==> flow/design.v <==
module EntryBox(Ai, Bi, Pi, Gi);
  input Ai, Bi;
  output Pi, Gi;
  wire Pi, Gi;
  xor(Pi, Ai, Bi);
  and(Gi, Ai, Bi);
endmodule
module GenerateBox(Pi, Gi, Gki, G);
  input Pi, Gi, Gki;
  output G;
  wire G;
  wire w1, w2;
  and(w1, Pi, Gki);
  or(G, w1, Gi);
endmodule
module PropagateBox(Pi, Gi, Pki, Gki, P, G);
  input Pi, Gi, Pki, Gki;
  output P, G;
  wire P, G;
  and(P, Pi, Pki);  
  GenerateBox gbox(.Pi(Pi), .Gi(Gi), .Gki(Gki), .G(G));
endmodule
module SumBlock(Pi, Gki, Si);
  input Pi, Gki;
  output Si;
  wire Si;
  xor(Si, Pi, Gki);
endmodule
`timescale 1ns / 1ns
module KoggeStoneAdder8bit(A, B, Ci, S, Co);
  input Ci;
  input [7:0] A, B;
  output [7:0] S;
  output Co;
  wire [7:0] S;
  wire Co;
  wire P00, P01, P02, P03, P04, P05, P06, P07;
  wire G00, G01, G02, G03, G04, G05, G06, G07;
  wire P11, P12, P13, P14, P15, P16, P17;
  wire G10, G11, G12, G13, G14, G15, G16, G17;
  wire P23, P24, P25, P26, P27;
  wire G21, G22, G23, G24, G25, G26, G27;
  wire P37;
  wire G33, G34, G35, G36;
  EntryBox E0(.Ai(A[0]), .Bi(B[0]), .Pi(P00), .Gi(G00));
  EntryBox E1(.Ai(A[1]), .Bi(B[1]), .Pi(P01), .Gi(G01));
  EntryBox E2(.Ai(A[2]), .Bi(B[2]), .Pi(P02), .Gi(G02));
  EntryBox E3(.Ai(A[3]), .Bi(B[3]), .Pi(P03), .Gi(G03));
  EntryBox E4(.Ai(A[4]), .Bi(B[4]), .Pi(P04), .Gi(G04));
  EntryBox E5(.Ai(A[5]), .Bi(B[5]), .Pi(P05), .Gi(G05));
  EntryBox E6(.Ai(A[6]), .Bi(B[6]), .Pi(P06), .Gi(G06));
  EntryBox E7(.Ai(A[7]), .Bi(B[7]), .Pi(P07), .Gi(G07));
  GenerateBox  GB10 (.Pi(P00), .Gi(G00), .Gki(Ci),  .G(G10));
  PropagateBox PB11 (.Pi(P01), .Gi(G01), .Pki(P00), .Gki(G00), .P(P11), .G(G11));
  PropagateBox PB12 (.Pi(P02), .Gi(G02), .Pki(P01), .Gki(G01), .P(P12), .G(G12));
  PropagateBox PB13 (.Pi(P03), .Gi(G03), .Pki(P02), .Gki(G02), .P(P13), .G(G13));
  PropagateBox PB14 (.Pi(P04), .Gi(G04), .Pki(P03), .Gki(G03), .P(P14), .G(G14));
  PropagateBox PB15 (.Pi(P05), .Gi(G05), .Pki(P04), .Gki(G04), .P(P15), .G(G15));
  PropagateBox PB16 (.Pi(P06), .Gi(G06), .Pki(P05), .Gki(G05), .P(P16), .G(G16));
  PropagateBox PB17 (.Pi(P07), .Gi(G07), .Pki(P06), .Gki(G06), .P(P17), .G(G17));
  GenerateBox  GB21 (.Pi(P11), .Gi(G11), .Gki(Ci),  .G(G21));
  GenerateBox  GB22 (.Pi(P12), .Gi(G12), .Gki(G10), .G(G22));
  PropagateBox PB23 (.Pi(P13), .Gi(G13), .Pki(P11), .Gki(G11), .P(P23), .G(G23));
  PropagateBox PB24 (.Pi(P14), .Gi(G14), .Pki(P12), .Gki(G12), .P(P24), .G(G24));
  PropagateBox PB25 (.Pi(P15), .Gi(G15), .Pki(P13), .Gki(G13), .P(P25), .G(G25));
  PropagateBox PB26 (.Pi(P16), .Gi(G16), .Pki(P14), .Gki(G14), .P(P26), .G(G26));
  PropagateBox PB27 (.Pi(P17), .Gi(G17), .Pki(P15), .Gki(G15), .P(P27), .G(G27));
  GenerateBox  GB33 (.Pi(P23), .Gi(G23), .Gki(Ci),  .G(G33));
  GenerateBox  GB34 (.Pi(P24), .Gi(G24), .Gki(G10), .G(G34));
  GenerateBox  GB35 (.Pi(P25), .Gi(G25), .Gki(G21), .G(G35));
  GenerateBox  GB36 (.Pi(P26), .Gi(G26), .Gki(G22), .G(G36));
  PropagateBox PB37 (.Pi(P27), .Gi(G27), .Pki(P23), .Gki(G23), .P(P37), .G(G37));
  GenerateBox  GB47 (.Pi(P37), .Gi(G37), .Gki(Ci), .G(Co)); 
  SumBlock S0(.Pi(P00), .Gki(Ci),  .Si(S[0]));
  SumBlock S1(.Pi(P01), .Gki(G10), .Si(S[1]));
  SumBlock S2(.Pi(P02), .Gki(G21), .Si(S[2]));
  SumBlock S3(.Pi(P03), .Gki(G22), .Si(S[3]));
  SumBlock S4(.Pi(P04), .Gki(G33), .Si(S[4]));
  SumBlock S5(.Pi(P05), .Gki(G34), .Si(S[5]));
  SumBlock S6(.Pi(P06), .Gki(G35), .Si(S[6]));
  SumBlock S7(.Pi(P07), .Gki(G36), .Si(S[7]));
endmodule
`timescale 1ns / 1ns
module KSA_24bit(Ci, A, B, S, Co);
	input Ci;						 
	input [23:0] A, B;			 
	output wire [23:0] S;		 
	output wire Co;				 
	wire W1, W2;
	KoggeStoneAdder8bit KSA0(.A(A[7:0]),   .B(B[7:0]),   .Ci(Ci), .S(S[7:0]),   .Co(W1));
	KoggeStoneAdder8bit KSA1(.A(A[15:8]),  .B(B[15:8]),  .Ci(W1), .S(S[15:8]),  .Co(W2));
	KoggeStoneAdder8bit KSA2(.A(A[23:16]), .B(B[23:16]), .Ci(W2), .S(S[23:16]), .Co(Co));
endmodule
`timescale 1ns / 1ns
module KSA_48bit(Ci, A, B, S, Co);
	input Ci;						 
	input [47:0] A, B;			 
	output wire [47:0] S;		 
	output wire Co;				 
	wire W1, W2, W3, W4, W5;
	KoggeStoneAdder8bit KSA0(.A(A[7:0]),   .B(B[7:0]),   .Ci(Ci), .S(S[7:0]),   .Co(W1));
	KoggeStoneAdder8bit KSA1(.A(A[15:8]),  .B(B[15:8]),  .Ci(W1), .S(S[15:8]),  .Co(W2));
	KoggeStoneAdder8bit KSA2(.A(A[23:16]), .B(B[23:16]), .Ci(W2), .S(S[23:16]), .Co(W3));
	KoggeStoneAdder8bit KSA3(.A(A[31:24]), .B(B[31:24]), .Ci(W3), .S(S[31:24]), .Co(W4));
	KoggeStoneAdder8bit KSA4(.A(A[39:32]), .B(B[39:32]), .Ci(W4), .S(S[39:32]), .Co(W5));
	KoggeStoneAdder8bit KSA5(.A(A[47:40]), .B(B[47:40]), .Ci(W5), .S(S[47:40]), .Co(Co));
endmodule
module Mux(sel,in0,in1,out);
input wire sel;
input wire [23:0] in0,in1;
output wire [23:0] out;
assign out=(sel)? in1:in0;
endmodule
`timescale 1ns / 1ps
module FSA_24bit_u(Multiplicand, Multiplier, Result);
	input wire [23:0] Multiplicand;
	input wire [23:0] Multiplier;
	output wire [47:0] Result;
	wire [47:0] W0,	 W1,  W2,  W3,  W4,  W5,  W6,  W7,  W8,  W9,  W10, W11;
	wire [47:0] W12, W13, W14, W15, W16, W17, W18, W19, W20, W21;
	wire [23:0] WAND0,	WAND1,	WAND2,	WAND3,	WAND4,	WAND5,	WAND6,	WAND7; 
	wire [23:0] WAND8,	WAND9,	WAND10, WAND11, WAND12, WAND13, WAND14, WAND15; 
	wire [23:0] WAND16, WAND17, WAND18, WAND19, WAND20, WAND21, WAND22, WAND23;
	and(WAND0[0], Multiplicand[0], Multiplier[0]);
	and(WAND0[1], Multiplicand[1], Multiplier[0]);
	and(WAND0[2], Multiplicand[2], Multiplier[0]);
	and(WAND0[3], Multiplicand[3], Multiplier[0]);
	and(WAND0[4], Multiplicand[4], Multiplier[0]);
	and(WAND0[5], Multiplicand[5], Multiplier[0]);
	and(WAND0[6], Multiplicand[6], Multiplier[0]);
	and(WAND0[7], Multiplicand[7], Multiplier[0]);
	and(WAND0[8], Multiplicand[8], Multiplier[0]);
	and(WAND0[9], Multiplicand[9], Multiplier[0]);
	and(WAND0[10], Multiplicand[10], Multiplier[0]);
	and(WAND0[11], Multiplicand[11], Multiplier[0]);
	and(WAND0[12], Multiplicand[12], Multiplier[0]);
	and(WAND0[13], Multiplicand[13], Multiplier[0]);
	and(WAND0[14], Multiplicand[14], Multiplier[0]);
	and(WAND0[15], Multiplicand[15], Multiplier[0]);
	and(WAND0[16], Multiplicand[16], Multiplier[0]);
	and(WAND0[17], Multiplicand[17], Multiplier[0]);
	and(WAND0[18], Multiplicand[18], Multiplier[0]);
	and(WAND0[19], Multiplicand[19], Multiplier[0]);
	and(WAND0[20], Multiplicand[20], Multiplier[0]);
	and(WAND0[21], Multiplicand[21], Multiplier[0]);
	and(WAND0[22], Multiplicand[22], Multiplier[0]);
	and(WAND0[23], Multiplicand[23], Multiplier[0]);
	and(WAND1[0], Multiplicand[0], Multiplier[1]);
	and(WAND1[1], Multiplicand[1], Multiplier[1]);
	and(WAND1[2], Multiplicand[2], Multiplier[1]);
	and(WAND1[3], Multiplicand[3], Multiplier[1]);
	and(WAND1[4], Multiplicand[4], Multiplier[1]);
	and(WAND1[5], Multiplicand[5], Multiplier[1]);
	and(WAND1[6], Multiplicand[6], Multiplier[1]);
	and(WAND1[7], Multiplicand[7], Multiplier[1]);
	and(WAND1[8], Multiplicand[8], Multiplier[1]);
	and(WAND1[9], Multiplicand[9], Multiplier[1]);
	and(WAND1[10], Multiplicand[10], Multiplier[1]);
	and(WAND1[11], Multiplicand[11], Multiplier[1]);
	and(WAND1[12], Multiplicand[12], Multiplier[1]);
	and(WAND1[13], Multiplicand[13], Multiplier[1]);
	and(WAND1[14], Multiplicand[14], Multiplier[1]);
	and(WAND1[15], Multiplicand[15], Multiplier[1]);
	and(WAND1[16], Multiplicand[16], Multiplier[1]);
	and(WAND1[17], Multiplicand[17], Multiplier[1]);
	and(WAND1[18], Multiplicand[18], Multiplier[1]);
	and(WAND1[19], Multiplicand[19], Multiplier[1]);
	and(WAND1[20], Multiplicand[20], Multiplier[1]);
	and(WAND1[21], Multiplicand[21], Multiplier[1]);
	and(WAND1[22], Multiplicand[22], Multiplier[1]);
	and(WAND1[23], Multiplicand[23], Multiplier[1]);
	and(WAND2[0], Multiplicand[0], Multiplier[2]);
	and(WAND2[1], Multiplicand[1], Multiplier[2]);
	and(WAND2[2], Multiplicand[2], Multiplier[2]);
	and(WAND2[3], Multiplicand[3], Multiplier[2]);
	and(WAND2[4], Multiplicand[4], Multiplier[2]);
	and(WAND2[5], Multiplicand[5], Multiplier[2]);
	and(WAND2[6], Multiplicand[6], Multiplier[2]);
	and(WAND2[7], Multiplicand[7], Multiplier[2]);
	and(WAND2[8], Multiplicand[8], Multiplier[2]);
	and(WAND2[9], Multiplicand[9], Multiplier[2]);
	and(WAND2[10], Multiplicand[10], Multiplier[2]);
	and(WAND2[11], Multiplicand[11], Multiplier[2]);
	and(WAND2[12], Multiplicand[12], Multiplier[2]);
	and(WAND2[13], Multiplicand[13], Multiplier[2]);
	and(WAND2[14], Multiplicand[14], Multiplier[2]);
	and(WAND2[15], Multiplicand[15], Multiplier[2]);
	and(WAND2[16], Multiplicand[16], Multiplier[2]);
	and(WAND2[17], Multiplicand[17], Multiplier[2]);
	and(WAND2[18], Multiplicand[18], Multiplier[2]);
	and(WAND2[19], Multiplicand[19], Multiplier[2]);
	and(WAND2[20], Multiplicand[20], Multiplier[2]);
	and(WAND2[21], Multiplicand[21], Multiplier[2]);
	and(WAND2[22], Multiplicand[22], Multiplier[2]);
	and(WAND2[23], Multiplicand[23], Multiplier[2]);
	and(WAND3[0], Multiplicand[0], Multiplier[3]);
	and(WAND3[1], Multiplicand[1], Multiplier[3]);
	and(WAND3[2], Multiplicand[2], Multiplier[3]);
	and(WAND3[3], Multiplicand[3], Multiplier[3]);
	and(WAND3[4], Multiplicand[4], Multiplier[3]);
	and(WAND3[5], Multiplicand[5], Multiplier[3]);
	and(WAND3[6], Multiplicand[6], Multiplier[3]);
	and(WAND3[7], Multiplicand[7], Multiplier[3]);
	and(WAND3[8], Multiplicand[8], Multiplier[3]);
	and(WAND3[9], Multiplicand[9], Multiplier[3]);
	and(WAND3[10], Multiplicand[10], Multiplier[3]);
	and(WAND3[11], Multiplicand[11], Multiplier[3]);
	and(WAND3[12], Multiplicand[12], Multiplier[3]);
	and(WAND3[13], Multiplicand[13], Multiplier[3]);
	and(WAND3[14], Multiplicand[14], Multiplier[3]);
	and(WAND3[15], Multiplicand[15], Multiplier[3]);
	and(WAND3[16], Multiplicand[16], Multiplier[3]);
	and(WAND3[17], Multiplicand[17], Multiplier[3]);
	and(WAND3[18], Multiplicand[18], Multiplier[3]);
	and(WAND3[19], Multiplicand[19], Multiplier[3]);
	and(WAND3[20], Multiplicand[20], Multiplier[3]);
	and(WAND3[21], Multiplicand[21], Multiplier[3]);
	and(WAND3[22], Multiplicand[22], Multiplier[3]);
	and(WAND3[23], Multiplicand[23], Multiplier[3]);
	and(WAND4[0], Multiplicand[0], Multiplier[4]);
	and(WAND4[1], Multiplicand[1], Multiplier[4]);
	and(WAND4[2], Multiplicand[2], Multiplier[4]);
	and(WAND4[3], Multiplicand[3], Multiplier[4]);
	and(WAND4[4], Multiplicand[4], Multiplier[4]);
	and(WAND4[5], Multiplicand[5], Multiplier[4]);
	and(WAND4[6], Multiplicand[6], Multiplier[4]);
	and(WAND4[7], Multiplicand[7], Multiplier[4]);
	and(WAND4[8], Multiplicand[8], Multiplier[4]);
	and(WAND4[9], Multiplicand[9], Multiplier[4]);
	and(WAND4[10], Multiplicand[10], Multiplier[4]);
	and(WAND4[11], Multiplicand[11], Multiplier[4]);
	and(WAND4[12], Multiplicand[12], Multiplier[4]);
	and(WAND4[13], Multiplicand[13], Multiplier[4]);
	and(WAND4[14], Multiplicand[14], Multiplier[4]);
	and(WAND4[15], Multiplicand[15], Multiplier[4]);
	and(WAND4[16], Multiplicand[16], Multiplier[4]);
	and(WAND4[17], Multiplicand[17], Multiplier[4]);
	and(WAND4[18], Multiplicand[18], Multiplier[4]);
	and(WAND4[19], Multiplicand[19], Multiplier[4]);
	and(WAND4[20], Multiplicand[20], Multiplier[4]);
	and(WAND4[21], Multiplicand[21], Multiplier[4]);
	and(WAND4[22], Multiplicand[22], Multiplier[4]);
	and(WAND4[23], Multiplicand[23], Multiplier[4]);
	and(WAND5[0], Multiplicand[0], Multiplier[5]);
	and(WAND5[1], Multiplicand[1], Multiplier[5]);
	and(WAND5[2], Multiplicand[2], Multiplier[5]);
	and(WAND5[3], Multiplicand[3], Multiplier[5]);
	and(WAND5[4], Multiplicand[4], Multiplier[5]);
	and(WAND5[5], Multiplicand[5], Multiplier[5]);
	and(WAND5[6], Multiplicand[6], Multiplier[5]);
	and(WAND5[7], Multiplicand[7], Multiplier[5]);
	and(WAND5[8], Multiplicand[8], Multiplier[5]);
	and(WAND5[9], Multiplicand[9], Multiplier[5]);
	and(WAND5[10], Multiplicand[10], Multiplier[5]);
	and(WAND5[11], Multiplicand[11], Multiplier[5]);
	and(WAND5[12], Multiplicand[12], Multiplier[5]);
	and(WAND5[13], Multiplicand[13], Multiplier[5]);
	and(WAND5[14], Multiplicand[14], Multiplier[5]);
	and(WAND5[15], Multiplicand[15], Multiplier[5]);
	and(WAND5[16], Multiplicand[16], Multiplier[5]);
	and(WAND5[17], Multiplicand[17], Multiplier[5]);
	and(WAND5[18], Multiplicand[18], Multiplier[5]);
	and(WAND5[19], Multiplicand[19], Multiplier[5]);
	and(WAND5[20], Multiplicand[20], Multiplier[5]);
	and(WAND5[21], Multiplicand[21], Multiplier[5]);
	and(WAND5[22], Multiplicand[22], Multiplier[5]);
	and(WAND5[23], Multiplicand[23], Multiplier[5]);
	and(WAND6[0], Multiplicand[0], Multiplier[6]);
	and(WAND6[1], Multiplicand[1], Multiplier[6]);
	and(WAND6[2], Multiplicand[2], Multiplier[6]);
	and(WAND6[3], Multiplicand[3], Multiplier[6]);
	and(WAND6[4], Multiplicand[4], Multiplier[6]);
	and(WAND6[5], Multiplicand[5], Multiplier[6]);
	and(WAND6[6], Multiplicand[6], Multiplier[6]);
	and(WAND6[7], Multiplicand[7], Multiplier[6]);
	and(WAND6[8], Multiplicand[8], Multiplier[6]);
	and(WAND6[9], Multiplicand[9], Multiplier[6]);
	and(WAND6[10], Multiplicand[10], Multiplier[6]);
	and(WAND6[11], Multiplicand[11], Multiplier[6]);
	and(WAND6[12], Multiplicand[12], Multiplier[6]);
	and(WAND6[13], Multiplicand[13], Multiplier[6]);
	and(WAND6[14], Multiplicand[14], Multiplier[6]);
	and(WAND6[15], Multiplicand[15], Multiplier[6]);
	and(WAND6[16], Multiplicand[16], Multiplier[6]);
	and(WAND6[17], Multiplicand[17], Multiplier[6]);
	and(WAND6[18], Multiplicand[18], Multiplier[6]);
	and(WAND6[19], Multiplicand[19], Multiplier[6]);
	and(WAND6[20], Multiplicand[20], Multiplier[6]);
	and(WAND6[21], Multiplicand[21], Multiplier[6]);
	and(WAND6[22], Multiplicand[22], Multiplier[6]);
	and(WAND6[23], Multiplicand[23], Multiplier[6]);
	and(WAND7[0], Multiplicand[0], Multiplier[7]);
	and(WAND7[1], Multiplicand[1], Multiplier[7]);
	and(WAND7[2], Multiplicand[2], Multiplier[7]);
	and(WAND7[3], Multiplicand[3], Multiplier[7]);
	and(WAND7[4], Multiplicand[4], Multiplier[7]);
	and(WAND7[5], Multiplicand[5], Multiplier[7]);
	and(WAND7[6], Multiplicand[6], Multiplier[7]);
	and(WAND7[7], Multiplicand[7], Multiplier[7]);
	and(WAND7[8], Multiplicand[8], Multiplier[7]);
	and(WAND7[9], Multiplicand[9], Multiplier[7]);
	and(WAND7[10], Multiplicand[10], Multiplier[7]);
	and(WAND7[11], Multiplicand[11], Multiplier[7]);
	and(WAND7[12], Multiplicand[12], Multiplier[7]);
	and(WAND7[13], Multiplicand[13], Multiplier[7]);
	and(WAND7[14], Multiplicand[14], Multiplier[7]);
	and(WAND7[15], Multiplicand[15], Multiplier[7]);
	and(WAND7[16], Multiplicand[16], Multiplier[7]);
	and(WAND7[17], Multiplicand[17], Multiplier[7]);
	and(WAND7[18], Multiplicand[18], Multiplier[7]);
	and(WAND7[19], Multiplicand[19], Multiplier[7]);
	and(WAND7[20], Multiplicand[20], Multiplier[7]);
	and(WAND7[21], Multiplicand[21], Multiplier[7]);
	and(WAND7[22], Multiplicand[22], Multiplier[7]);
	and(WAND7[23], Multiplicand[23], Multiplier[7]);
	and(WAND8[0], Multiplicand[0], Multiplier[8]);
	and(WAND8[1], Multiplicand[1], Multiplier[8]);
	and(WAND8[2], Multiplicand[2], Multiplier[8]);
	and(WAND8[3], Multiplicand[3], Multiplier[8]);
	and(WAND8[4], Multiplicand[4], Multiplier[8]);
	and(WAND8[5], Multiplicand[5], Multiplier[8]);
	and(WAND8[6], Multiplicand[6], Multiplier[8]);
	and(WAND8[7], Multiplicand[7], Multiplier[8]);
	and(WAND8[8], Multiplicand[8], Multiplier[8]);
	and(WAND8[9], Multiplicand[9], Multiplier[8]);
	and(WAND8[10], Multiplicand[10], Multiplier[8]);
	and(WAND8[11], Multiplicand[11], Multiplier[8]);
	and(WAND8[12], Multiplicand[12], Multiplier[8]);
	and(WAND8[13], Multiplicand[13], Multiplier[8]);
	and(WAND8[14], Multiplicand[14], Multiplier[8]);
	and(WAND8[15], Multiplicand[15], Multiplier[8]);
	and(WAND8[16], Multiplicand[16], Multiplier[8]);
	and(WAND8[17], Multiplicand[17], Multiplier[8]);
	and(WAND8[18], Multiplicand[18], Multiplier[8]);
	and(WAND8[19], Multiplicand[19], Multiplier[8]);
	and(WAND8[20], Multiplicand[20], Multiplier[8]);
	and(WAND8[21], Multiplicand[21], Multiplier[8]);
	and(WAND8[22], Multiplicand[22], Multiplier[8]);
	and(WAND8[23], Multiplicand[23], Multiplier[8]);
	and(WAND9[0], Multiplicand[0], Multiplier[9]);
	and(WAND9[1], Multiplicand[1], Multiplier[9]);
	and(WAND9[2], Multiplicand[2], Multiplier[9]);
	and(WAND9[3], Multiplicand[3], Multiplier[9]);
	and(WAND9[4], Multiplicand[4], Multiplier[9]);
	and(WAND9[5], Multiplicand[5], Multiplier[9]);
	and(WAND9[6], Multiplicand[6], Multiplier[9]);
	and(WAND9[7], Multiplicand[7], Multiplier[9]);
	and(WAND9[8], Multiplicand[8], Multiplier[9]);
	and(WAND9[9], Multiplicand[9], Multiplier[9]);
	and(WAND9[10], Multiplicand[10], Multiplier[9]);
	and(WAND9[11], Multiplicand[11], Multiplier[9]);
	and(WAND9[12], Multiplicand[12], Multiplier[9]);
	and(WAND9[13], Multiplicand[13], Multiplier[9]);
	and(WAND9[14], Multiplicand[14], Multiplier[9]);
	and(WAND9[15], Multiplicand[15], Multiplier[9]);
	and(WAND9[16], Multiplicand[16], Multiplier[9]);
	and(WAND9[17], Multiplicand[17], Multiplier[9]);
	and(WAND9[18], Multiplicand[18], Multiplier[9]);
	and(WAND9[19], Multiplicand[19], Multiplier[9]);
	and(WAND9[20], Multiplicand[20], Multiplier[9]);
	and(WAND9[21], Multiplicand[21], Multiplier[9]);
	and(WAND9[22], Multiplicand[22], Multiplier[9]);
	and(WAND9[23], Multiplicand[23], Multiplier[9]);
	and(WAND10[0], Multiplicand[0], Multiplier[10]);
	and(WAND10[1], Multiplicand[1], Multiplier[10]);
	and(WAND10[2], Multiplicand[2], Multiplier[10]);
	and(WAND10[3], Multiplicand[3], Multiplier[10]);
	and(WAND10[4], Multiplicand[4], Multiplier[10]);
	and(WAND10[5], Multiplicand[5], Multiplier[10]);
	and(WAND10[6], Multiplicand[6], Multiplier[10]);
	and(WAND10[7], Multiplicand[7], Multiplier[10]);
	and(WAND10[8], Multiplicand[8], Multiplier[10]);
	and(WAND10[9], Multiplicand[9], Multiplier[10]);
	and(WAND10[10], Multiplicand[10], Multiplier[10]);
	and(WAND10[11], Multiplicand[11], Multiplier[10]);
	and(WAND10[12], Multiplicand[12], Multiplier[10]);
	and(WAND10[13], Multiplicand[13], Multiplier[10]);
	and(WAND10[14], Multiplicand[14], Multiplier[10]);
	and(WAND10[15], Multiplicand[15], Multiplier[10]);
	and(WAND10[16], Multiplicand[16], Multiplier[10]);
	and(WAND10[17], Multiplicand[17], Multiplier[10]);
	and(WAND10[18], Multiplicand[18], Multiplier[10]);
	and(WAND10[19], Multiplicand[19], Multiplier[10]);
	and(WAND10[20], Multiplicand[20], Multiplier[10]);
	and(WAND10[21], Multiplicand[21], Multiplier[10]);
	and(WAND10[22], Multiplicand[22], Multiplier[10]);
	and(WAND10[23], Multiplicand[23], Multiplier[10]);
	and(WAND11[0], Multiplicand[0], Multiplier[11]);
	and(WAND11[1], Multiplicand[1], Multiplier[11]);
	and(WAND11[2], Multiplicand[2], Multiplier[11]);
	and(WAND11[3], Multiplicand[3], Multiplier[11]);
	and(WAND11[4], Multiplicand[4], Multiplier[11]);
	and(WAND11[5], Multiplicand[5], Multiplier[11]);
	and(WAND11[6], Multiplicand[6], Multiplier[11]);
	and(WAND11[7], Multiplicand[7], Multiplier[11]);
	and(WAND11[8], Multiplicand[8], Multiplier[11]);
	and(WAND11[9], Multiplicand[9], Multiplier[11]);
	and(WAND11[10], Multiplicand[10], Multiplier[11]);
	and(WAND11[11], Multiplicand[11], Multiplier[11]);
	and(WAND11[12], Multiplicand[12], Multiplier[11]);
	and(WAND11[13], Multiplicand[13], Multiplier[11]);
	and(WAND11[14], Multiplicand[14], Multiplier[11]);
	and(WAND11[15], Multiplicand[15], Multiplier[11]);
	and(WAND11[16], Multiplicand[16], Multiplier[11]);
	and(WAND11[17], Multiplicand[17], Multiplier[11]);
	and(WAND11[18], Multiplicand[18], Multiplier[11]);
	and(WAND11[19], Multiplicand[19], Multiplier[11]);
	and(WAND11[20], Multiplicand[20], Multiplier[11]);
	and(WAND11[21], Multiplicand[21], Multiplier[11]);
	and(WAND11[22], Multiplicand[22], Multiplier[11]);
	and(WAND11[23], Multiplicand[23], Multiplier[11]);
	and(WAND12[0], Multiplicand[0], Multiplier[12]);
	and(WAND12[1], Multiplicand[1], Multiplier[12]);
	and(WAND12[2], Multiplicand[2], Multiplier[12]);
	and(WAND12[3], Multiplicand[3], Multiplier[12]);
	and(WAND12[4], Multiplicand[4], Multiplier[12]);
	and(WAND12[5], Multiplicand[5], Multiplier[12]);
	and(WAND12[6], Multiplicand[6], Multiplier[12]);
	and(WAND12[7], Multiplicand[7], Multiplier[12]);
	and(WAND12[8], Multiplicand[8], Multiplier[12]);
	and(WAND12[9], Multiplicand[9], Multiplier[12]);
	and(WAND12[10], Multiplicand[10], Multiplier[12]);
	and(WAND12[11], Multiplicand[11], Multiplier[12]);
	and(WAND12[12], Multiplicand[12], Multiplier[12]);
	and(WAND12[13], Multiplicand[13], Multiplier[12]);
	and(WAND12[14], Multiplicand[14], Multiplier[12]);
	and(WAND12[15], Multiplicand[15], Multiplier[12]);
	and(WAND12[16], Multiplicand[16], Multiplier[12]);
	and(WAND12[17], Multiplicand[17], Multiplier[12]);
	and(WAND12[18], Multiplicand[18], Multiplier[12]);
	and(WAND12[19], Multiplicand[19], Multiplier[12]);
	and(WAND12[20], Multiplicand[20], Multiplier[12]);
	and(WAND12[21], Multiplicand[21], Multiplier[12]);
	and(WAND12[22], Multiplicand[22], Multiplier[12]);
	and(WAND12[23], Multiplicand[23], Multiplier[12]);
	and(WAND13[0], Multiplicand[0], Multiplier[13]);
	and(WAND13[1], Multiplicand[1], Multiplier[13]);
	and(WAND13[2], Multiplicand[2], Multiplier[13]);
	and(WAND13[3], Multiplicand[3], Multiplier[13]);
	and(WAND13[4], Multiplicand[4], Multiplier[13]);
	and(WAND13[5], Multiplicand[5], Multiplier[13]);
	and(WAND13[6], Multiplicand[6], Multiplier[13]);
	and(WAND13[7], Multiplicand[7], Multiplier[13]);
	and(WAND13[8], Multiplicand[8], Multiplier[13]);
	and(WAND13[9], Multiplicand[9], Multiplier[13]);
	and(WAND13[10], Multiplicand[10], Multiplier[13]);
	and(WAND13[11], Multiplicand[11], Multiplier[13]);
	and(WAND13[12], Multiplicand[12], Multiplier[13]);
	and(WAND13[13], Multiplicand[13], Multiplier[13]);
	and(WAND13[14], Multiplicand[14], Multiplier[13]);
	and(WAND13[15], Multiplicand[15], Multiplier[13]);
	and(WAND13[16], Multiplicand[16], Multiplier[13]);
	and(WAND13[17], Multiplicand[17], Multiplier[13]);
	and(WAND13[18], Multiplicand[18], Multiplier[13]);
	and(WAND13[19], Multiplicand[19], Multiplier[13]);
	and(WAND13[20], Multiplicand[20], Multiplier[13]);
	and(WAND13[21], Multiplicand[21], Multiplier[13]);
	and(WAND13[22], Multiplicand[22], Multiplier[13]);
	and(WAND13[23], Multiplicand[23], Multiplier[13]);
	and(WAND14[0], Multiplicand[0], Multiplier[14]);
	and(WAND14[1], Multiplicand[1], Multiplier[14]);
	and(WAND14[2], Multiplicand[2], Multiplier[14]);
	and(WAND14[3], Multiplicand[3], Multiplier[14]);
	and(WAND14[4], Multiplicand[4], Multiplier[14]);
	and(WAND14[5], Multiplicand[5], Multiplier[14]);
	and(WAND14[6], Multiplicand[6], Multiplier[14]);
	and(WAND14[7], Multiplicand[7], Multiplier[14]);
	and(WAND14[8], Multiplicand[8], Multiplier[14]);
	and(WAND14[9], Multiplicand[9], Multiplier[14]);
	and(WAND14[10], Multiplicand[10], Multiplier[14]);
	and(WAND14[11], Multiplicand[11], Multiplier[14]);
	and(WAND14[12], Multiplicand[12], Multiplier[14]);
	and(WAND14[13], Multiplicand[13], Multiplier[14]);
	and(WAND14[14], Multiplicand[14], Multiplier[14]);
	and(WAND14[15], Multiplicand[15], Multiplier[14]);
	and(WAND14[16], Multiplicand[16], Multiplier[14]);
	and(WAND14[17], Multiplicand[17], Multiplier[14]);
	and(WAND14[18], Multiplicand[18], Multiplier[14]);
	and(WAND14[19], Multiplicand[19], Multiplier[14]);
	and(WAND14[20], Multiplicand[20], Multiplier[14]);
	and(WAND14[21], Multiplicand[21], Multiplier[14]);
	and(WAND14[22], Multiplicand[22], Multiplier[14]);
	and(WAND14[23], Multiplicand[23], Multiplier[14]);
	and(WAND15[0], Multiplicand[0], Multiplier[15]);
	and(WAND15[1], Multiplicand[1], Multiplier[15]);
	and(WAND15[2], Multiplicand[2], Multiplier[15]);
	and(WAND15[3], Multiplicand[3], Multiplier[15]);
	and(WAND15[4], Multiplicand[4], Multiplier[15]);
	and(WAND15[5], Multiplicand[5], Multiplier[15]);
	and(WAND15[6], Multiplicand[6], Multiplier[15]);
	and(WAND15[7], Multiplicand[7], Multiplier[15]);
	and(WAND15[8], Multiplicand[8], Multiplier[15]);
	and(WAND15[9], Multiplicand[9], Multiplier[15]);
	and(WAND15[10], Multiplicand[10], Multiplier[15]);
	and(WAND15[11], Multiplicand[11], Multiplier[15]);
	and(WAND15[12], Multiplicand[12], Multiplier[15]);
	and(WAND15[13], Multiplicand[13], Multiplier[15]);
	and(WAND15[14], Multiplicand[14], Multiplier[15]);
	and(WAND15[15], Multiplicand[15], Multiplier[15]);
	and(WAND15[16], Multiplicand[16], Multiplier[15]);
	and(WAND15[17], Multiplicand[17], Multiplier[15]);
	and(WAND15[18], Multiplicand[18], Multiplier[15]);
	and(WAND15[19], Multiplicand[19], Multiplier[15]);
	and(WAND15[20], Multiplicand[20], Multiplier[15]);
	and(WAND15[21], Multiplicand[21], Multiplier[15]);
	and(WAND15[22], Multiplicand[22], Multiplier[15]);
	and(WAND15[23], Multiplicand[23], Multiplier[15]);
	and(WAND16[0], Multiplicand[0], Multiplier[16]);
	and(WAND16[1], Multiplicand[1], Multiplier[16]);
	and(WAND16[2], Multiplicand[2], Multiplier[16]);
	and(WAND16[3], Multiplicand[3], Multiplier[16]);
	and(WAND16[4], Multiplicand[4], Multiplier[16]);
	and(WAND16[5], Multiplicand[5], Multiplier[16]);
	and(WAND16[6], Multiplicand[6], Multiplier[16]);
	and(WAND16[7], Multiplicand[7], Multiplier[16]);
	and(WAND16[8], Multiplicand[8], Multiplier[16]);
	and(WAND16[9], Multiplicand[9], Multiplier[16]);
	and(WAND16[10], Multiplicand[10], Multiplier[16]);
	and(WAND16[11], Multiplicand[11], Multiplier[16]);
	and(WAND16[12], Multiplicand[12], Multiplier[16]);
	and(WAND16[13], Multiplicand[13], Multiplier[16]);
	and(WAND16[14], Multiplicand[14], Multiplier[16]);
	and(WAND16[15], Multiplicand[15], Multiplier[16]);
	and(WAND16[16], Multiplicand[16], Multiplier[16]);
	and(WAND16[17], Multiplicand[17], Multiplier[16]);
	and(WAND16[18], Multiplicand[18], Multiplier[16]);
	and(WAND16[19], Multiplicand[19], Multiplier[16]);
	and(WAND16[20], Multiplicand[20], Multiplier[16]);
	and(WAND16[21], Multiplicand[21], Multiplier[16]);
	and(WAND16[22], Multiplicand[22], Multiplier[16]);
	and(WAND16[23], Multiplicand[23], Multiplier[16]);
	and(WAND17[0], Multiplicand[0], Multiplier[17]);
	and(WAND17[1], Multiplicand[1], Multiplier[17]);
	and(WAND17[2], Multiplicand[2], Multiplier[17]);
	and(WAND17[3], Multiplicand[3], Multiplier[17]);
	and(WAND17[4], Multiplicand[4], Multiplier[17]);
	and(WAND17[5], Multiplicand[5], Multiplier[17]);
	and(WAND17[6], Multiplicand[6], Multiplier[17]);
	and(WAND17[7], Multiplicand[7], Multiplier[17]);
	and(WAND17[8], Multiplicand[8], Multiplier[17]);
	and(WAND17[9], Multiplicand[9], Multiplier[17]);
	and(WAND17[10], Multiplicand[10], Multiplier[17]);
	and(WAND17[11], Multiplicand[11], Multiplier[17]);
	and(WAND17[12], Multiplicand[12], Multiplier[17]);
	and(WAND17[13], Multiplicand[13], Multiplier[17]);
	and(WAND17[14], Multiplicand[14], Multiplier[17]);
	and(WAND17[15], Multiplicand[15], Multiplier[17]);
	and(WAND17[16], Multiplicand[16], Multiplier[17]);
	and(WAND17[17], Multiplicand[17], Multiplier[17]);
	and(WAND17[18], Multiplicand[18], Multiplier[17]);
	and(WAND17[19], Multiplicand[19], Multiplier[17]);
	and(WAND17[20], Multiplicand[20], Multiplier[17]);
	and(WAND17[21], Multiplicand[21], Multiplier[17]);
	and(WAND17[22], Multiplicand[22], Multiplier[17]);
	and(WAND17[23], Multiplicand[23], Multiplier[17]);
	and(WAND18[0], Multiplicand[0], Multiplier[18]);
	and(WAND18[1], Multiplicand[1], Multiplier[18]);
	and(WAND18[2], Multiplicand[2], Multiplier[18]);
	and(WAND18[3], Multiplicand[3], Multiplier[18]);
	and(WAND18[4], Multiplicand[4], Multiplier[18]);
	and(WAND18[5], Multiplicand[5], Multiplier[18]);
	and(WAND18[6], Multiplicand[6], Multiplier[18]);
	and(WAND18[7], Multiplicand[7], Multiplier[18]);
	and(WAND18[8], Multiplicand[8], Multiplier[18]);
	and(WAND18[9], Multiplicand[9], Multiplier[18]);
	and(WAND18[10], Multiplicand[10], Multiplier[18]);
	and(WAND18[11], Multiplicand[11], Multiplier[18]);
	and(WAND18[12], Multiplicand[12], Multiplier[18]);
	and(WAND18[13], Multiplicand[13], Multiplier[18]);
	and(WAND18[14], Multiplicand[14], Multiplier[18]);
	and(WAND18[15], Multiplicand[15], Multiplier[18]);
	and(WAND18[16], Multiplicand[16], Multiplier[18]);
	and(WAND18[17], Multiplicand[17], Multiplier[18]);
	and(WAND18[18], Multiplicand[18], Multiplier[18]);
	and(WAND18[19], Multiplicand[19], Multiplier[18]);
	and(WAND18[20], Multiplicand[20], Multiplier[18]);
	and(WAND18[21], Multiplicand[21], Multiplier[18]);
	and(WAND18[22], Multiplicand[22], Multiplier[18]);
	and(WAND18[23], Multiplicand[23], Multiplier[18]);
	and(WAND19[0], Multiplicand[0], Multiplier[19]);
	and(WAND19[1], Multiplicand[1], Multiplier[19]);
	and(WAND19[2], Multiplicand[2], Multiplier[19]);
	and(WAND19[3], Multiplicand[3], Multiplier[19]);
	and(WAND19[4], Multiplicand[4], Multiplier[19]);
	and(WAND19[5], Multiplicand[5], Multiplier[19]);
	and(WAND19[6], Multiplicand[6], Multiplier[19]);
	and(WAND19[7], Multiplicand[7], Multiplier[19]);
	and(WAND19[8], Multiplicand[8], Multiplier[19]);
	and(WAND19[9], Multiplicand[9], Multiplier[19]);
	and(WAND19[10], Multiplicand[10], Multiplier[19]);
	and(WAND19[11], Multiplicand[11], Multiplier[19]);
	and(WAND19[12], Multiplicand[12], Multiplier[19]);
	and(WAND19[13], Multiplicand[13], Multiplier[19]);
	and(WAND19[14], Multiplicand[14], Multiplier[19]);
	and(WAND19[15], Multiplicand[15], Multiplier[19]);
	and(WAND19[16], Multiplicand[16], Multiplier[19]);
	and(WAND19[17], Multiplicand[17], Multiplier[19]);
	and(WAND19[18], Multiplicand[18], Multiplier[19]);
	and(WAND19[19], Multiplicand[19], Multiplier[19]);
	and(WAND19[20], Multiplicand[20], Multiplier[19]);
	and(WAND19[21], Multiplicand[21], Multiplier[19]);
	and(WAND19[22], Multiplicand[22], Multiplier[19]);
	and(WAND19[23], Multiplicand[23], Multiplier[19]);
	and(WAND20[0], Multiplicand[0], Multiplier[20]);
	and(WAND20[1], Multiplicand[1], Multiplier[20]);
	and(WAND20[2], Multiplicand[2], Multiplier[20]);
	and(WAND20[3], Multiplicand[3], Multiplier[20]);
	and(WAND20[4], Multiplicand[4], Multiplier[20]);
	and(WAND20[5], Multiplicand[5], Multiplier[20]);
	and(WAND20[6], Multiplicand[6], Multiplier[20]);
	and(WAND20[7], Multiplicand[7], Multiplier[20]);
	and(WAND20[8], Multiplicand[8], Multiplier[20]);
	and(WAND20[9], Multiplicand[9], Multiplier[20]);
	and(WAND20[10], Multiplicand[10], Multiplier[20]);
	and(WAND20[11], Multiplicand[11], Multiplier[20]);
	and(WAND20[12], Multiplicand[12], Multiplier[20]);
	and(WAND20[13], Multiplicand[13], Multiplier[20]);
	and(WAND20[14], Multiplicand[14], Multiplier[20]);
	and(WAND20[15], Multiplicand[15], Multiplier[20]);
	and(WAND20[16], Multiplicand[16], Multiplier[20]);
	and(WAND20[17], Multiplicand[17], Multiplier[20]);
	and(WAND20[18], Multiplicand[18], Multiplier[20]);
	and(WAND20[19], Multiplicand[19], Multiplier[20]);
	and(WAND20[20], Multiplicand[20], Multiplier[20]);
	and(WAND20[21], Multiplicand[21], Multiplier[20]);
	and(WAND20[22], Multiplicand[22], Multiplier[20]);
	and(WAND20[23], Multiplicand[23], Multiplier[20]);
	and(WAND21[0], Multiplicand[0], Multiplier[21]);
	and(WAND21[1], Multiplicand[1], Multiplier[21]);
	and(WAND21[2], Multiplicand[2], Multiplier[21]);
	and(WAND21[3], Multiplicand[3], Multiplier[21]);
	and(WAND21[4], Multiplicand[4], Multiplier[21]);
	and(WAND21[5], Multiplicand[5], Multiplier[21]);
	and(WAND21[6], Multiplicand[6], Multiplier[21]);
	and(WAND21[7], Multiplicand[7], Multiplier[21]);
	and(WAND21[8], Multiplicand[8], Multiplier[21]);
	and(WAND21[9], Multiplicand[9], Multiplier[21]);
	and(WAND21[10], Multiplicand[10], Multiplier[21]);
	and(WAND21[11], Multiplicand[11], Multiplier[21]);
	and(WAND21[12], Multiplicand[12], Multiplier[21]);
	and(WAND21[13], Multiplicand[13], Multiplier[21]);
	and(WAND21[14], Multiplicand[14], Multiplier[21]);
	and(WAND21[15], Multiplicand[15], Multiplier[21]);
	and(WAND21[16], Multiplicand[16], Multiplier[21]);
	and(WAND21[17], Multiplicand[17], Multiplier[21]);
	and(WAND21[18], Multiplicand[18], Multiplier[21]);
	and(WAND21[19], Multiplicand[19], Multiplier[21]);
	and(WAND21[20], Multiplicand[20], Multiplier[21]);
	and(WAND21[21], Multiplicand[21], Multiplier[21]);
	and(WAND21[22], Multiplicand[22], Multiplier[21]);
	and(WAND21[23], Multiplicand[23], Multiplier[21]);
	and(WAND22[0], Multiplicand[0], Multiplier[22]);
	and(WAND22[1], Multiplicand[1], Multiplier[22]);
	and(WAND22[2], Multiplicand[2], Multiplier[22]);
	and(WAND22[3], Multiplicand[3], Multiplier[22]);
	and(WAND22[4], Multiplicand[4], Multiplier[22]);
	and(WAND22[5], Multiplicand[5], Multiplier[22]);
	and(WAND22[6], Multiplicand[6], Multiplier[22]);
	and(WAND22[7], Multiplicand[7], Multiplier[22]);
	and(WAND22[8], Multiplicand[8], Multiplier[22]);
	and(WAND22[9], Multiplicand[9], Multiplier[22]);
	and(WAND22[10], Multiplicand[10], Multiplier[22]);
	and(WAND22[11], Multiplicand[11], Multiplier[22]);
	and(WAND22[12], Multiplicand[12], Multiplier[22]);
	and(WAND22[13], Multiplicand[13], Multiplier[22]);
	and(WAND22[14], Multiplicand[14], Multiplier[22]);
	and(WAND22[15], Multiplicand[15], Multiplier[22]);
	and(WAND22[16], Multiplicand[16], Multiplier[22]);
	and(WAND22[17], Multiplicand[17], Multiplier[22]);
	and(WAND22[18], Multiplicand[18], Multiplier[22]);
	and(WAND22[19], Multiplicand[19], Multiplier[22]);
	and(WAND22[20], Multiplicand[20], Multiplier[22]);
	and(WAND22[21], Multiplicand[21], Multiplier[22]);
	and(WAND22[22], Multiplicand[22], Multiplier[22]);
	and(WAND22[23], Multiplicand[23], Multiplier[22]);
	and(WAND23[0], Multiplicand[0], Multiplier[23]);
	and(WAND23[1], Multiplicand[1], Multiplier[23]);
	and(WAND23[2], Multiplicand[2], Multiplier[23]);
	and(WAND23[3], Multiplicand[3], Multiplier[23]);
	and(WAND23[4], Multiplicand[4], Multiplier[23]);
	and(WAND23[5], Multiplicand[5], Multiplier[23]);
	and(WAND23[6], Multiplicand[6], Multiplier[23]);
	and(WAND23[7], Multiplicand[7], Multiplier[23]);
	and(WAND23[8], Multiplicand[8], Multiplier[23]);
	and(WAND23[9], Multiplicand[9], Multiplier[23]);
	and(WAND23[10], Multiplicand[10], Multiplier[23]);
	and(WAND23[11], Multiplicand[11], Multiplier[23]);
	and(WAND23[12], Multiplicand[12], Multiplier[23]);
	and(WAND23[13], Multiplicand[13], Multiplier[23]);
	and(WAND23[14], Multiplicand[14], Multiplier[23]);
	and(WAND23[15], Multiplicand[15], Multiplier[23]);
	and(WAND23[16], Multiplicand[16], Multiplier[23]);
	and(WAND23[17], Multiplicand[17], Multiplier[23]);
	and(WAND23[18], Multiplicand[18], Multiplier[23]);
	and(WAND23[19], Multiplicand[19], Multiplier[23]);
	and(WAND23[20], Multiplicand[20], Multiplier[23]);
	and(WAND23[21], Multiplicand[21], Multiplier[23]);
	and(WAND23[22], Multiplicand[22], Multiplier[23]);
	and(WAND23[23], Multiplicand[23], Multiplier[23]);
	KSA_48bit KSA0  (.Ci(1'b0), .A({24'b0, WAND0}),         .B({23'b0, WAND1, 1'b0}),   .S(W0),  .Co());
	KSA_48bit KSA1  (.Ci(1'b0), .A({22'b0, WAND2, 2'b0}),   .B({21'b0, WAND3, 3'b0}),   .S(W1),  .Co());
	KSA_48bit KSA2  (.Ci(1'b0), .A({20'b0, WAND4, 4'b0}),   .B({19'b0, WAND5, 5'b0}),   .S(W2),  .Co());
	KSA_48bit KSA3  (.Ci(1'b0), .A({18'b0, WAND6, 6'b0}),   .B({17'b0, WAND7, 7'b0}),   .S(W3),  .Co());
	KSA_48bit KSA4  (.Ci(1'b0), .A({16'b0, WAND8, 8'b0}),   .B({15'b0, WAND9, 9'b0}),   .S(W4),  .Co());
	KSA_48bit KSA5  (.Ci(1'b0), .A({14'b0, WAND10, 10'b0}), .B({13'b0, WAND11, 11'b0}), .S(W5),  .Co());
	KSA_48bit KSA6  (.Ci(1'b0), .A({12'b0, WAND12, 12'b0}), .B({11'b0, WAND13, 13'b0}), .S(W6),  .Co());
	KSA_48bit KSA7  (.Ci(1'b0), .A({10'b0, WAND14, 14'b0}), .B({9'b0, WAND15, 15'b0}),  .S(W7),  .Co());
	KSA_48bit KSA8  (.Ci(1'b0), .A({8'b0, WAND16, 16'b0}),  .B({7'b0, WAND17, 17'b0}),  .S(W8),  .Co());
	KSA_48bit KSA9  (.Ci(1'b0), .A({6'b0, WAND18, 18'b0}),  .B({5'b0, WAND19, 19'b0}),  .S(W9),  .Co());
	KSA_48bit KSA10 (.Ci(1'b0), .A({4'b0, WAND20, 20'b0}),  .B({3'b0, WAND21, 21'b0}),  .S(W10), .Co());
	KSA_48bit KSA11 (.Ci(1'b0), .A({2'b0, WAND22, 22'b0}),  .B({1'b0, WAND23, 23'b0}),  .S(W11), .Co());
	KSA_48bit KSA12 (.Ci(1'b0), .A(W0),    .B(W1),    .S(W12),   .Co());
	KSA_48bit KSA13 (.Ci(1'b0), .A(W2),    .B(W3),    .S(W13),   .Co());
	KSA_48bit KSA14 (.Ci(1'b0), .A(W4),    .B(W5),    .S(W14),   .Co());
	KSA_48bit KSA15 (.Ci(1'b0), .A(W6),    .B(W7),    .S(W15),   .Co());
	KSA_48bit KSA16 (.Ci(1'b0), .A(W8),    .B(W9),    .S(W16),   .Co());
	KSA_48bit KSA17 (.Ci(1'b0), .A(W10),   .B(W11),   .S(W17),   .Co());
	KSA_48bit KSA18 (.Ci(1'b0), .A(W12),   .B(W13),   .S(W18),   .Co());
	KSA_48bit KSA19 (.Ci(1'b0), .A(W14),   .B(W15),   .S(W19),   .Co());
	KSA_48bit KSA20 (.Ci(1'b0), .A(W16),   .B(W17),   .S(W20),   .Co());
	KSA_48bit KSA21 (.Ci(1'b0), .A(W18),   .B(W19),   .S(W21),   .Co());
	KSA_48bit KSA22 (.Ci(1'b0), .A(W20),   .B(W21),   .S(Result),   .Co());
endmodule
`timescale 1ns / 1ps
module FloatMultiplier_rounding(Multiplicand, Multiplier, Result);
	input wire [31:0] Multiplicand;
	input wire [31:0] Multiplier;
	output wire [31:0] Result;
	wire [47:0] Wmult;
	wire [23:0] Wmux, Wround;
	wire [7:0] WE1;
	FSA_24bit_u Mult( .Multiplicand({1'b1,Multiplicand[22:0]}), .Multiplier({1'b1,Multiplier[22:0]}), .Result(Wmult));
	Mux m2to1( .sel(Wmult[47]), .in0(Wmult[45:22]), .in1(Wmult[46:23]), .out(Wmux));
	KSA_24bit addr( .Ci(Wmux[0]), .A({1'b0,Wmux[23:1]}), .B(24'b0), .S(Wround), .Co());
	assign Result[22:0] = Wround[22:0];
	KoggeStoneAdder8bit Add1( .A(Multiplicand[30:23]), .B(8'b10000001), .Ci(Wmult[47]), .S(WE1), .Co());
	KoggeStoneAdder8bit Add2( .A(WE1), .B(Multiplier[30:23]), .Ci(Wround[23]), .S(Result[30:23]), .Co());
	xor x1(Result[31],Multiplicand[31],Multiplier[31]);
endmodule
module Circle_Area_Calculator(clk, rst, radius, area);
  input wire clk, rst;
  input wire [31:0] radius;
  output reg [31:0] area;
  wire [31:0] Square_radius, Result;
  parameter Pi = 32'b01000000010010010000111111010000;
  FloatMultiplier_rounding FM0(.Multiplicand(radius), .Multiplier(radius), .Result(Square_radius));
  FloatMultiplier_rounding FM1(.Multiplicand(Square_radius), .Multiplier(Pi), .Result(Result));
  always @(posedge clk) begin
	if(rst) begin
		area[31:0] <= 1'b0;
	end else begin
		area[31:0] <= Result[31:0];
	end
  end
endmodule
Step by step through the tools: Circle_Area_Calculator
The steps from the RTL of Circle_Area_Calculator to its reports follow in flow order.
Line numbers count from 1 in the design file above.
Library cell names are shortened.
A cell with n/a has no value.

inputs
  design top = Circle_Area_Calculator
  clock port = clk
  cell library = sky130hd
  library corner = tt_025C_1v80

Word level
Source: Yosys, flattened and elaborated, memories not mapped. Widths are those after wreduce; folded enables and synchronous resets count as part of the registers. Registers that Yosys merges into a memory's read port (data or address) are not register bits. Print and check cells do not count. Equal cells are merged and count once.

bit counts
  bits in registers = 31
  bits of input ports = 34
  output and inout bits = 32
  elaborated cells = 7077

cells by class
  multiplexer cells = 2
  bitwise gates (word level) = 7074

operator list
  kind                number
  AND 1 bit           3896
  OR 1 bit            1718
  bitwise XOR 1 bit   1447
  two-way mux 24 bit  2
  NOT 1 bit           13

Longest topological paths
Longest topological path by Yosys (ltp), each cell counted once; first at word level (registers and memories cut), then after technology mapping (sequential cells cut; the memories' decode and read muxes count).

logic depth
  word-level depth = 131
  ABC_AREA = 0
  mapped depth = 141
  depth with buffers taken out = 135

Netlist
Yosys stat after the flow's synthesis: flattened, memories mapped to cells. It holds for the ABC_AREA given above (unset counts as 0); a run with the other value may have another netlist.

cells by type
  type      number  area in all (µm²)
  ha_1      630     7882.56
  xnor2_1   416     3.64E+03
  fa_1      104     2.08E+03
  a21oi_1   406     2.03E+03
  xor2_1    181     1585.27
  a21o_1    185     1.39E+03
  inv_1     339     1272.47
  and2_1    198     1.24E+03
  nor2_1    310     1.16E+03
  o21ai_0   224     1.12E+03
  o21a_1    117     878.342
  o21bai_1  110     825.792
  nor2b_1   124     775.744
  nand2_1   179     671.894
  dfxtp_1   31      620.595
  nand2b_1  98      613.088
  nor3_1    93      465.446
  clkbuf_1  79      296.534

Other cell types: 88; their cells: 473.

mapped netlist
  mapped cells = 4297
  chip area (Yosys) = 32252.2 µm²
  sequential part of the area = 620.6 µm²
  flip-flops = 31
  buffer cells = 96

By module: a second synthesis without flattening, with its own total; a netlist apart from the flattened one above.

second synthesis, totals
  cell total of the unflattened synthesis = 15775
  area total of the unflattened synthesis = 127594.9 µm²

Each row is one instance without its submodules.

by module
  module                    instances  cells  area (µm²)  seq. area (µm²)
  GenerateBox               6006       1      7.5         0.0
  EntryBox                  2288       1      12.5        0.0
  PropagateBox              3718       1      6.3         0.0
  SumBlock                  2288       1      8.8         0.0
  FSA_24bit_u               2          673    4441.8      0.0
  Circle_Area_Calculator    1          69     870.8       640.6
  Mux                       2          27     396.6       0.0
  FloatMultiplier_rounding  2          3      16.3        0.0
  KSA_24bit                 2          0      0.0         0.0
  KSA_48bit                 46         0      0.0         0.0
  KoggeStoneAdder8bit       286        0      0.0         0.0

Timing after synthesis
Path of least setup slack by OpenSTA after synthesis, without wires, with an ideal clock, recovery checks aside; 20% of the period is set as input and as output delay. Where synthesis merged equal registers, the netlist keeps one of their names.

timing after synthesis
  path kind = input-to-reg
  from = input port radius[2]
  to = register area[30]
  period = 30.0 ns
  external input delay = 6.000 ns
  library setup time = 0.128 ns
  time at the first pin = 6.000 ns
  data arrival time = 29.452 ns
  data required time = 29.872 ns
  setup slack = 0.421 ns
  path delay = 23.580 ns
  driving pins on the path = 134
  path buffers = 8
  period reached after synthesis = 29.579 ns

"path delay" is the arrival time less input delay plus setup time.
"driving pins on the path" counts driving pins, that of a launching flip-flop among them; a cell with two outputs on the path counts twice.
"period reached after synthesis" = period - worst setup slack (recovery checks aside). The figure is calculated, with input and output delays left at 20% of the set period.
Between the ends stands the longest chain of elaborated cells between them, by number of cells; it is not shown to be the way that was timed. Of several equally long chains one is given.
Each line given opens the expression or statement behind the cell; cells for indexed reads and writes are added by Yosys, which also makes memories of some case tables.

between the ends, after synthesis
  cells stage by stage = clkbuf_1 -> clkbuf_1 -> and2_1 -> ha_1 -> a31o_2 -> a21oi_1 -> maj3_1 -> o21a_1 -> o21bai_1 -> a21oi_1 -> fa_1 -> inv_1 -> ha_1 -> o21a_1 -> o21a_1 -> o21a_1 -> o21ai_0 -> a21boi_0 -> [98 not listed] -> nand3_1 -> o21ai_0 -> o211ai_4 -> nand2_1 -> clkbuf_1 -> clkbuf_1 -> a21oi_1 -> ha_1 -> nor2b_1 -> nand2_1 -> a211oi_2 -> and3_1 -> ha_1 -> nand2_1 -> or3_1 -> nor4_1 -> xnor2_1 -> nor2_1
  length of the longest elaborated chain = 131
  elaborated cells between the ends (all ways) = 5023
  those cells by class = 2 x mux; 5021 x logic

RTL lines, path after synthesis
  what                line  text
  from (decl)         742   input wire [31:0] radius;
  AND 1 bit           150   and(WAND1[2], Multiplicand[2], Multiplier[1]);
  bitwise XOR 1 bit   5     xor(Pi, Ai, Bi);
  AND 1 bit           20    and(P, Pi, Pki);
  AND 1 bit           13    and(w1, Pi, Gki);
  OR 1 bit            14    or(G, w1, Gi);
  AND 1 bit           13
  OR 1 bit            14
  [105 not listed]    n/a
  OR 1 bit x2         14
  AND 1 bit x3        13
  bitwise XOR 1 bit   27    xor(Si, Pi, Gki);
  two-way mux 24 bit  112   assign out=(sel)? in1:in0;
  AND 1 bit x3        20
  AND 1 bit x8        13
  bitwise XOR 1 bit   27
  to (assign)         750   area[31:0] <= 1'b0;
  to (assign)         752   area[31:0] <= Result[31:0];
  to (decl)           743   output reg [31:0] area;

Path in the finished layout
From the final timing report of stored run 1: the path of least setup slack in the routed layout; clock arrival at registers is part of the times.

timing after layout
  path kind = input-to-reg
  from = input port radius[0]
  to = register area[28]
  period = 29.0 ns
  external input delay = 5.80 ns
  library setup time = 0.12 ns
  time at the first pin = 5.80 ns
  data arrival time = 27.96 ns
  data required time = 29.16 ns
  setup slack = 1.19 ns
  driving pins on the path = 133
  path buffers = 9

Between the ends stands the longest chain of elaborated cells between them, by number of cells; it is not shown to be the way that was timed. Of several equally long chains one is given.

between the ends, after layout
  cells stage by stage = dlymetal6s2s_1 -> and2_1 -> ha_1 -> a31o_2 -> a21oi_2 -> maj3_1 -> o21a_1 -> o21bai_2 -> a21oi_2 -> fa_1 -> inv_1 -> ha_1 -> o21a_1 -> o21a_1 -> o21a_1 -> o21ai_2 -> a21boi_2 -> o21ai_1 -> [97 not listed] -> nand3_1 -> o21ai_0 -> buf_4 -> o211ai_4 -> nand2_4 -> buf_6 -> a21oi_2 -> ha_2 -> nor2b_4 -> nand2_2 -> a211oi_2 -> and3_4 -> ha_2 -> nand2_1 -> or3_4 -> buf_4 -> nor3_1 -> nor3b_2
  length of the longest elaborated chain = 130
  elaborated cells between the ends (all ways) = 4810
  those cells by class = 2 x mux; 4808 x logic

RTL lines, path after layout
  what                line  text
  from (decl)         742   input wire [31:0] radius;
  AND 1 bit           127   and(WAND0[3], Multiplicand[3], Multiplier[0]);
  bitwise XOR 1 bit   5     xor(Pi, Ai, Bi);
  AND 1 bit           20    and(P, Pi, Pki);
  AND 1 bit           13    and(w1, Pi, Gki);
  OR 1 bit            14    or(G, w1, Gi);
  AND 1 bit           13
  OR 1 bit            14
  [105 not listed]    n/a
  OR 1 bit x2         14
  AND 1 bit x3        13
  bitwise XOR 1 bit   27    xor(Si, Pi, Gki);
  two-way mux 24 bit  112   assign out=(sel)? in1:in0;
  AND 1 bit x3        20
  AND 1 bit x7        13
  bitwise XOR 1 bit   27
  to (assign)         750   area[31:0] <= 1'b0;
  to (assign)         752   area[31:0] <= Result[31:0];
  to (decl)           743   output reg [31:0] area;

Lab notebook: Circle_Area_Calculator

Measured data: module Circle_Area_Calculator, platform sky130hd, 3 stored runs of the flow under differing settings, order arbitrary. Input and output delays are each 20% of the period that was set; the output load is 0.01 pF.
"achieved clock period (ns)" is the run's clock period less its worst setup slack. It is reckoned from that one timing run; input and output delays stay at 20% of the period that was set.
"worst setup path time (ns)" = time allowed to the worst setup path (clock period - input delay - output delay, where it has them) - its slack; a late launch clock adds to it, a late capture clock takes from it.

settings of stored run 1
{
  "period_ns": 29.0,
  "CAP_MARGIN": 20,
  "CORE_MARGIN": 2,
  "CORE_UTILIZATION": 40,
  "SLEW_MARGIN": 20
}
report of stored run 1
yosys chip area after synthesis (um^2): 32252.2
finish__design__die__area: 82918.1
finish__design__instance__area__stdcell: 40303.7
finish__design__instance__utilization: 0.5028
finish__timing__setup__ws: 1.192
finish__timing__setup__tns: 0.000
finish__timing__hold__ws: 6.319
achieved clock period (ns): 27.808
worst setup path time (ns): 22.01
worst setup path kind: input-to-reg

settings of stored run 2
{
  "ABC_AREA": 1,
  "CAP_MARGIN": 35,
  "CELL_PAD_IN_SITES_DETAIL_PLACEMENT": 2,
  "CELL_PAD_IN_SITES_GLOBAL_PLACEMENT": 2,
  "CORE_UTILIZATION": 47,
  "GPL_TIMING_DRIVEN": 0,
  "MAX_ROUTING_LAYER": "met5",
  "MIN_ROUTING_LAYER": "met2",
  "period_ns": 21.6,
  "CORE_MARGIN": 2,
  "SLEW_MARGIN": 20
}
report of stored run 2: did not finish, place, DPL-0033

settings of stored run 3
{
  "CELL_PAD_IN_SITES_DETAIL_PLACEMENT": 2,
  "CORE_ASPECT_RATIO": 1.71,
  "HOLD_SLACK_MARGIN": -0.03,
  "MAX_ROUTING_LAYER": "met4",
  "MIN_ROUTING_LAYER": "met2",
  "SETUP_SLACK_MARGIN": 2.1,
  "period_ns": 18.3,
  "CAP_MARGIN": 20,
  "CORE_MARGIN": 2,
  "CORE_UTILIZATION": 40,
  "SLEW_MARGIN": 20
}
report of stored run 3: did not finish, place, DPL-0033
